==> flow/design.v <==
module multiplier_logic (
    input  wire        clk,
    input  wire        rst_n,
    input  wire [15:0] a,
    input  wire [15:0] b,
    output reg  [31:0] y
);
     reg[15:0] a_r1,a_r2,a_r3;
     reg[15:0] b_r1,b_r2,b_r3;
    wire [31:0] pp [0:15];
    assign pp[0] = b[0] ? (a << 0) : 32'd0;
    assign pp[1] = b[1] ? (a << 1) : 32'd0;
    assign pp[2] = b[2] ? (a << 2) : 32'd0;
    assign pp[3] = b[3] ? (a << 3) : 32'd0;
    assign pp[4] = b[4] ? (a << 4) : 32'd0;
    assign pp[5] = b[5] ? (a << 5) : 32'd0;
    assign pp[6] = b[6] ? (a << 6) : 32'd0;
    assign pp[7] = b[7] ? (a << 7) : 32'd0;
	 assign pp[8] = b[8] ? (a << 8) : 32'd0;
    assign pp[9] = b[9] ? (a << 9) : 32'd0;
    assign pp[10] = b[10] ? (a << 10) : 32'd0;
    assign pp[11] = b[11] ? (a << 11) : 32'd0;
    assign pp[12] = b[12] ? (a << 12) : 32'd0;
	 assign pp[13] = b[13] ? (a << 13) : 32'd0;
    assign pp[14] = b[14] ? (a << 14) : 32'd0;
    assign pp[15] = b[15] ? (a << 15) : 32'd0;
	 reg [31:0] s1_0, s1_1, s1_2, s1_3, s1_4, s1_5, s1_6, s1_7;
    reg [31:0] s2_0, s2_1, s2_2, s2_3;
    reg [31:0] s3_0, s3_1;
    reg [31:0] s4;
    always @(posedge clk) begin
        if (!rst_n) begin
		  a_r1 <= 32'd0;a_r2 <= 32'd0;a_r3<= 32'd0;
		  b_r1 <= 32'd0;b_r2 <= 32'd0;b_r3<= 32'd0;
		      s1_0 <= 32'd0;
				s1_1 <= 32'd0;
				s1_2 <= 32'd0;
				s1_3 <= 32'd0;
				s1_4 <= 32'd0;
				s1_5 <= 32'd0;
				s1_6 <= 32'd0;
				s1_7 <= 32'd0;
				s2_0 <= 32'd0;
				s2_1 <= 32'd0;
				s2_2 <= 32'd0;
				s2_3 <= 32'd0;
				s3_0 <= 32'd0;
				s3_1 <= 32'd0;
            y  <= 32'd0;
            s4 <= 32'd0;
        end else begin
		     a_r1<=a;
           a_r2<=a_r1; 
           a_r3<=a_r2; 
			  b_r1<=b;
			  b_r2<=b_r1;
			  b_r3<=b_r2;
            s1_0 <= pp[0] + pp[1];
            s1_1 <= pp[2] + pp[3];
            s1_2 <= pp[4] + pp[5];
            s1_3 <= pp[6] + pp[7];
            s1_4 <= pp[8] + pp[9];
            s1_5 <= pp[10] + pp[11];
            s1_6 <= pp[12] + pp[13];
            s1_7 <= pp[14] + pp[15];
            s2_0 <= s1_0 + s1_1;
            s2_1 <= s1_2 + s1_3;
            s2_2 <= s1_4 + s1_5;
            s2_3 <= s1_6 + s1_7;
				s3_0  <= s2_0 + s2_1;
				s3_1  <= s2_2 + s2_3;
				s4    <= s3_0 + s3_1; 
            y  <= s4;
        end
    end
endmodule
Ticket comment

* Tool chain data of multiplier_logic
Module multiplier_logic before and after one edit of its RTL, step after step.
"original" refers to lines of the RTL above, "edited" to lines of the edited file.
"difference" is "edited" less "original", of the values as shown.
Operators: Yosys type, input widths -> output width; for muxes data width and select width s.
Library cell names are shortened.
The mark n/a stands for no value.
- Top :: multiplier_logic
- Clock input :: clk
- Library :: sky130hd
- Library corner :: tt_025C_1v80

* Edit of the RTL
Unified diff, file above to edited file.
The edited RTL no longer does the same as the RTL above: the edit was made by script, with no optimisation intended.
#+begin_src diff
@@ -46,5 +46,4 @@
 				s2_3 <= 32'd0;
 				s3_0 <= 32'd0;
-				s3_1 <= 32'd0;
             y  <= 32'd0;
             s4 <= 32'd0;
@@ -69,8 +68,8 @@
             s2_3 <= s1_6 + s1_7;
 				s3_0  <= s2_0 + s2_1;
-				s3_1  <= s2_2 + s2_3;
 				s4    <= s3_0 + s3_1; 
             y  <= s4;
         end
     end
+    always @(*) s3_1 = s2_2 + s2_3;
 endmodule
#+end_src

* Word-level counts
Source: Yosys, flattened and elaborated, memories not mapped. Widths are those after wreduce; folded enables and synchronous resets count as part of the registers. Registers that Yosys merges into a memory's read port (data or address) are not register bits. Print and check cells do not count. Equal cells are merged and count once.
** Operators by class
- muxes and demuxes :: original 16, edited 16, difference 0
- add/sub/neg operators :: original 15, edited 15, difference 0
Operator kinds equal on both sides are left out: 17.
** Storage and ports
- output and inout port bits :: original 32, edited 32, difference 0
- register bits :: original 512, edited 480, difference -32
- bits of input ports :: original 34, edited 34, difference 0
- elaborated cells :: original 47, edited 46, difference -1

* Depth
Longest topological path by Yosys (ltp), each cell counted once; first at word level (registers and memories cut), then after technology mapping (sequential cells cut; the memories' decode and read muxes count).
** Depth
- word-level depth :: original 2, edited 2, difference 0
- ABC_AREA :: original 0, edited 0
- mapped depth :: original 11, edited 12, difference +1
- gate-level depth less buffers :: original 10, edited 12, difference +2

* After synthesis
Source: synth_stat.txt of the flow (Yosys; design flattened, memories mapped). It holds for the ABC_AREA given above (unset counts as 0); a run with the other value may have another netlist.
** Cell types
- nand2_1 :: original 131, edited 90, difference -41
- a21o_1 :: original 71, edited 111, difference +40
- inv_1 :: original 70, edited 32, difference -38
- o21ai_0 :: original 118, edited 82, difference -36
- a211oi_1 :: original 42, edited 13, difference -29
- a21oi_1 :: original 179, edited 152, difference -27
- dfxtp_1 :: original 341, edited 317, difference -24
- nor3_1 :: original 40, edited 19, difference -21
- nand3_1 :: original 37, edited 20, difference -17
- nor2_1 :: original 271, edited 255, difference -16
- o211ai_1 :: original 17, edited 3, difference -14
- fa_1 :: original 15, edited 28, difference +13
- nand2b_1 :: original 37, edited 26, difference -11
- o21a_1 :: original 23, edited 31, difference +8
- o31ai_1 :: original 12, edited 4, difference -8
- ha_1 :: original 236, edited 229, difference -7
- o21bai_1 :: original 25, edited 18, difference -7
- nor2b_1 :: original 20, edited 13, difference -7
Cell types equal on both sides are left out: 9.
Not every row of either side is listed.
** Mapped netlist
- synthesis area (um^2) :: original 21020.2, edited 19413.6, difference -1606.6
- buffers :: original 76, edited 71, difference -5
- area of sequential cells (um^2) :: original 6826.5, edited 6346.1, difference -480.4
- flip-flop cells :: original 341, edited 317, difference -24
- mapped cells :: original 2475, edited 2198, difference -277

* Path before layout
Path of least setup slack by OpenSTA after synthesis, without wires, with an ideal clock, recovery checks aside; 20% of the period is set as input and as output delay. Where synthesis merged equal registers, the netlist keeps one of their names.
** Timing post-synthesis
- kind :: original in2reg, edited in2reg
- start :: original input b[12], edited input a[2]
- end :: original register s1_6[29], edited register s1_6[26]
- path buffers :: original 1, edited 1, difference 0
- driving pins on the path :: original 11, edited 11, difference 0
- setup time (ns) :: original 0.115, edited 0.128, difference +0.013
- time at the first pin (ns) :: original 0.900, edited 0.900, difference 0.000
- required time (ns) :: original 4.385, edited 4.372, difference -0.013
- clock period (ns) :: original 4.5, edited 4.5, difference 0.0
- input delay (ns) :: original 0.900, edited 0.900, difference 0.000
- path slack (ns) :: original 1.199, edited 1.181, difference -0.018
- data arrival time (ns) :: original 3.185, edited 3.192, difference +0.007
- delay of the path (ns) :: original 2.400, edited 2.420, difference +0.020
- synthesis period reached (ns) :: original 3.301, edited 3.319, difference +0.018
"delay of the path" = arrival - input delay + setup time.
"driving pins on the path" counts driving pins, that of a launching flip-flop among them; a cell with two outputs on the path counts twice.
"synthesis period reached" = period - worst setup slack (recovery checks aside). The figure is calculated, with input and output delays left at 20% of the set period.
The rows between start and end are the longest chain of elaborated cells between them; the timing report does not say that the signal goes this way. Where chains are equally long, one stands for them.
A line is the first line of the expression or statement that the cell stems from. Yosys adds cells for indexed reads and writes and turns some case tables into memories.
On the way, post-synthesis, original:
- Cell sequence :: clkbuf_1 and2_1 ha_1 fa_1 a211oi_1 o21bai_1 a31oi_1 o31ai_1 o41ai_1 o21ai_0 and3_1
- Length of the longest elaborated chain :: 2
- Elaborated cells on any way between the ends :: 2
- RTL lines with such cells :: 2
- Classes of those cells :: 1 x add/sub; 1 x mux
** Ends and longest elaborated chain, post-synthesis, original
- start, declared :: line 5 : input  wire [15:0] b,
- $mux 28 :: line 23 : assign pp[12] = b[12] ? (a << 12) : 32'd0;
- $add 32x32->32 :: line 64 : s1_6 <= pp[12] + pp[13];
- end, assigned :: line 41 : s1_6 <= 32'd0;
- end, assigned :: line 64
- end, declared :: line 27 : reg [31:0] s1_0, s1_1, s1_2, s1_3, s1_4, s1_5, s1_6, s1_7;
On the way, post-synthesis, edited:
- Cell sequence :: clkbuf_1 and2_1 ha_1 a21o_1 a21o_1 a2111o_1 a2111oi_0 nor2_1 a31oi_1 xor2_1 nor2_1
- Length of the longest elaborated chain :: 2
- Elaborated cells on any way between the ends :: 3
- RTL lines with such cells :: 3
- Classes of those cells :: 1 x add/sub; 2 x mux
** Ends and longest elaborated chain, post-synthesis, edited
- start, declared :: line 4 : input  wire [15:0] a,
- $mux 28 :: line 23 : assign pp[12] = b[12] ? (a << 12) : 32'd0;
- $add 32x32->32 :: line 63 : s1_6 <= pp[12] + pp[13];
- end, assigned :: line 41 : s1_6 <= 32'd0;
- end, assigned :: line 63
- end, declared :: line 27 : reg [31:0] s1_0, s1_1, s1_2, s1_3, s1_4, s1_5, s1_6, s1_7;

* Timing after layout
Path of least setup slack in the final report of each run of set A (OpenROAD, finished layout, wires in). Where an end is a register, its clock arrival counts in the times.
** Timing after layout
- kind :: original in2reg, edited in2reg
- start :: original input a[0], edited input b[13]
- end :: original register s1_3[21], edited register s1_6[26]
- setup time (ns) :: original 0.15, edited 0.12, difference -0.03
- clock period (ns) :: original 4.5, edited 4.5, difference 0.0
- required time (ns) :: original 4.89, edited 4.91, difference +0.02
- path buffers :: original 2, edited 1, difference -1
- data arrival time (ns) :: original 4.12, edited 4.20, difference +0.08
- input delay (ns) :: original 0.90, edited 0.90, difference 0.00
- time at the first pin (ns) :: original 0.90, edited 0.90, difference 0.00
- driving pins on the path :: original 12, edited 11, difference -1
- path slack (ns) :: original 0.78, edited 0.72, difference -0.06
The rows between start and end are the longest chain of elaborated cells between them; the timing report does not say that the signal goes this way. Where chains are equally long, one stands for them.
On the way, after layout, original:
- Cell sequence :: clkdlybuf4s50_1 buf_4 and2_1 ha_1 fa_1 a21o_1 a211oi_1 o21ai_0 a41oi_1 o21ai_0 xnor2_1 nor2_1
- Length of the longest elaborated chain :: 2
- Elaborated cells on any way between the ends :: 3
- RTL lines with such cells :: 3
- Classes of those cells :: 1 x add/sub; 2 x mux
** Ends and longest elaborated chain, after layout, original
- start, declared :: line 4 : input  wire [15:0] a,
- $mux 22 :: line 17 : assign pp[6] = b[6] ? (a << 6) : 32'd0;
- $add 32x32->32 :: line 61 : s1_3 <= pp[6] + pp[7];
- end, assigned :: line 38 : s1_3 <= 32'd0;
- end, assigned :: line 61
- end, declared :: line 27 : reg [31:0] s1_0, s1_1, s1_2, s1_3, s1_4, s1_5, s1_6, s1_7;
On the way, after layout, edited:
- Cell sequence :: clkdlybuf4s50_1 and2_1 ha_1 a21o_1 a21o_1 a2111o_1 a2111oi_0 nor2_1 a31oi_1 xor2_1 nor2_1
- Length of the longest elaborated chain :: 2
- Elaborated cells on any way between the ends :: 2
- RTL lines with such cells :: 2
- Classes of those cells :: 1 x add/sub; 1 x mux
** Ends and longest elaborated chain, after layout, edited
- start, declared :: line 5 : input  wire [15:0] b,
- $mux 29 :: line 24 : assign pp[13] = b[13] ? (a << 13) : 32'd0;
- $add 32x32->32 :: line 63 : s1_6 <= pp[12] + pp[13];
- end, assigned :: line 41 : s1_6 <= 32'd0;
- end, assigned :: line 63
- end, declared :: line 27 : reg [31:0] s1_0, s1_1, s1_2, s1_3, s1_4, s1_5, s1_6, s1_7;

* Layout results
Both versions went through the flow (Yosys, OpenROAD) with the same settings in each pair. Constraints: input delay and output delay 20% of the set period each, output load 0.01 pF.
Settings, set A:
- period_ns :: 4.5
- CAP_MARGIN :: 20
- CORE_MARGIN :: 2
- CORE_UTILIZATION :: 40
- SLEW_MARGIN :: 20
** Final reports, set A
- die size (um^2) :: original 54400.9, edited 50312.7, difference -4088.2
- worst setup slack after layout (ns) :: original 0.775, edited 0.718, difference -0.057
- achieved clock period (ns) :: original 3.725, edited 3.782, difference +0.057
- worst hold slack in the final report (ns) :: original 0.425, edited 0.425, difference 0.000
- standard-cell area after layout (um^2) :: original 23911.7, edited 22047.4, difference -1864.3
- synthesis area (um^2) :: original 21020.2, edited 19413.6, difference -1606.6
- sum of negative setup slack (ns) :: original 0.000, edited 0.000, difference 0.000
Settings, set B:
- ABC_AREA :: 0
- CORE_ASPECT_RATIO :: 1.72
- CORE_UTILIZATION :: 37
- CTS_CLUSTER_DIAMETER :: 57
- CTS_CLUSTER_SIZE :: 38
- GPL_TIMING_DRIVEN :: 0
- MAX_ROUTING_LAYER :: met5
- MIN_ROUTING_LAYER :: met1
- PLACE_DENSITY_LB_ADDON :: 0.1
- SETUP_SLACK_MARGIN :: 0.45
- period_ns :: 2.26
- CAP_MARGIN :: 20
- CORE_MARGIN :: 2
- SLEW_MARGIN :: 20
** Final reports, set B
- die size (um^2) :: original 58804.4, edited 54384.4, difference -4420.0
- worst setup slack after layout (ns) :: original -0.106, edited -0.882, difference -0.776
- achieved clock period (ns) :: original 2.366, edited 3.142, difference +0.776
- worst hold slack in the final report (ns) :: original 0.176, edited 0.170, difference -0.006
- standard-cell area after layout (um^2) :: original 29768.6, edited 26814.5, difference -2954.1
- synthesis area (um^2) :: original 21020.2, edited 19413.6, difference -1606.6
- sum of negative setup slack (ns) :: original -0.674, edited -8.310, difference -7.636
"achieved clock period" means the clock period less the worst setup slack. The figure is calculated, with input and output delays left at 20% of the set period.
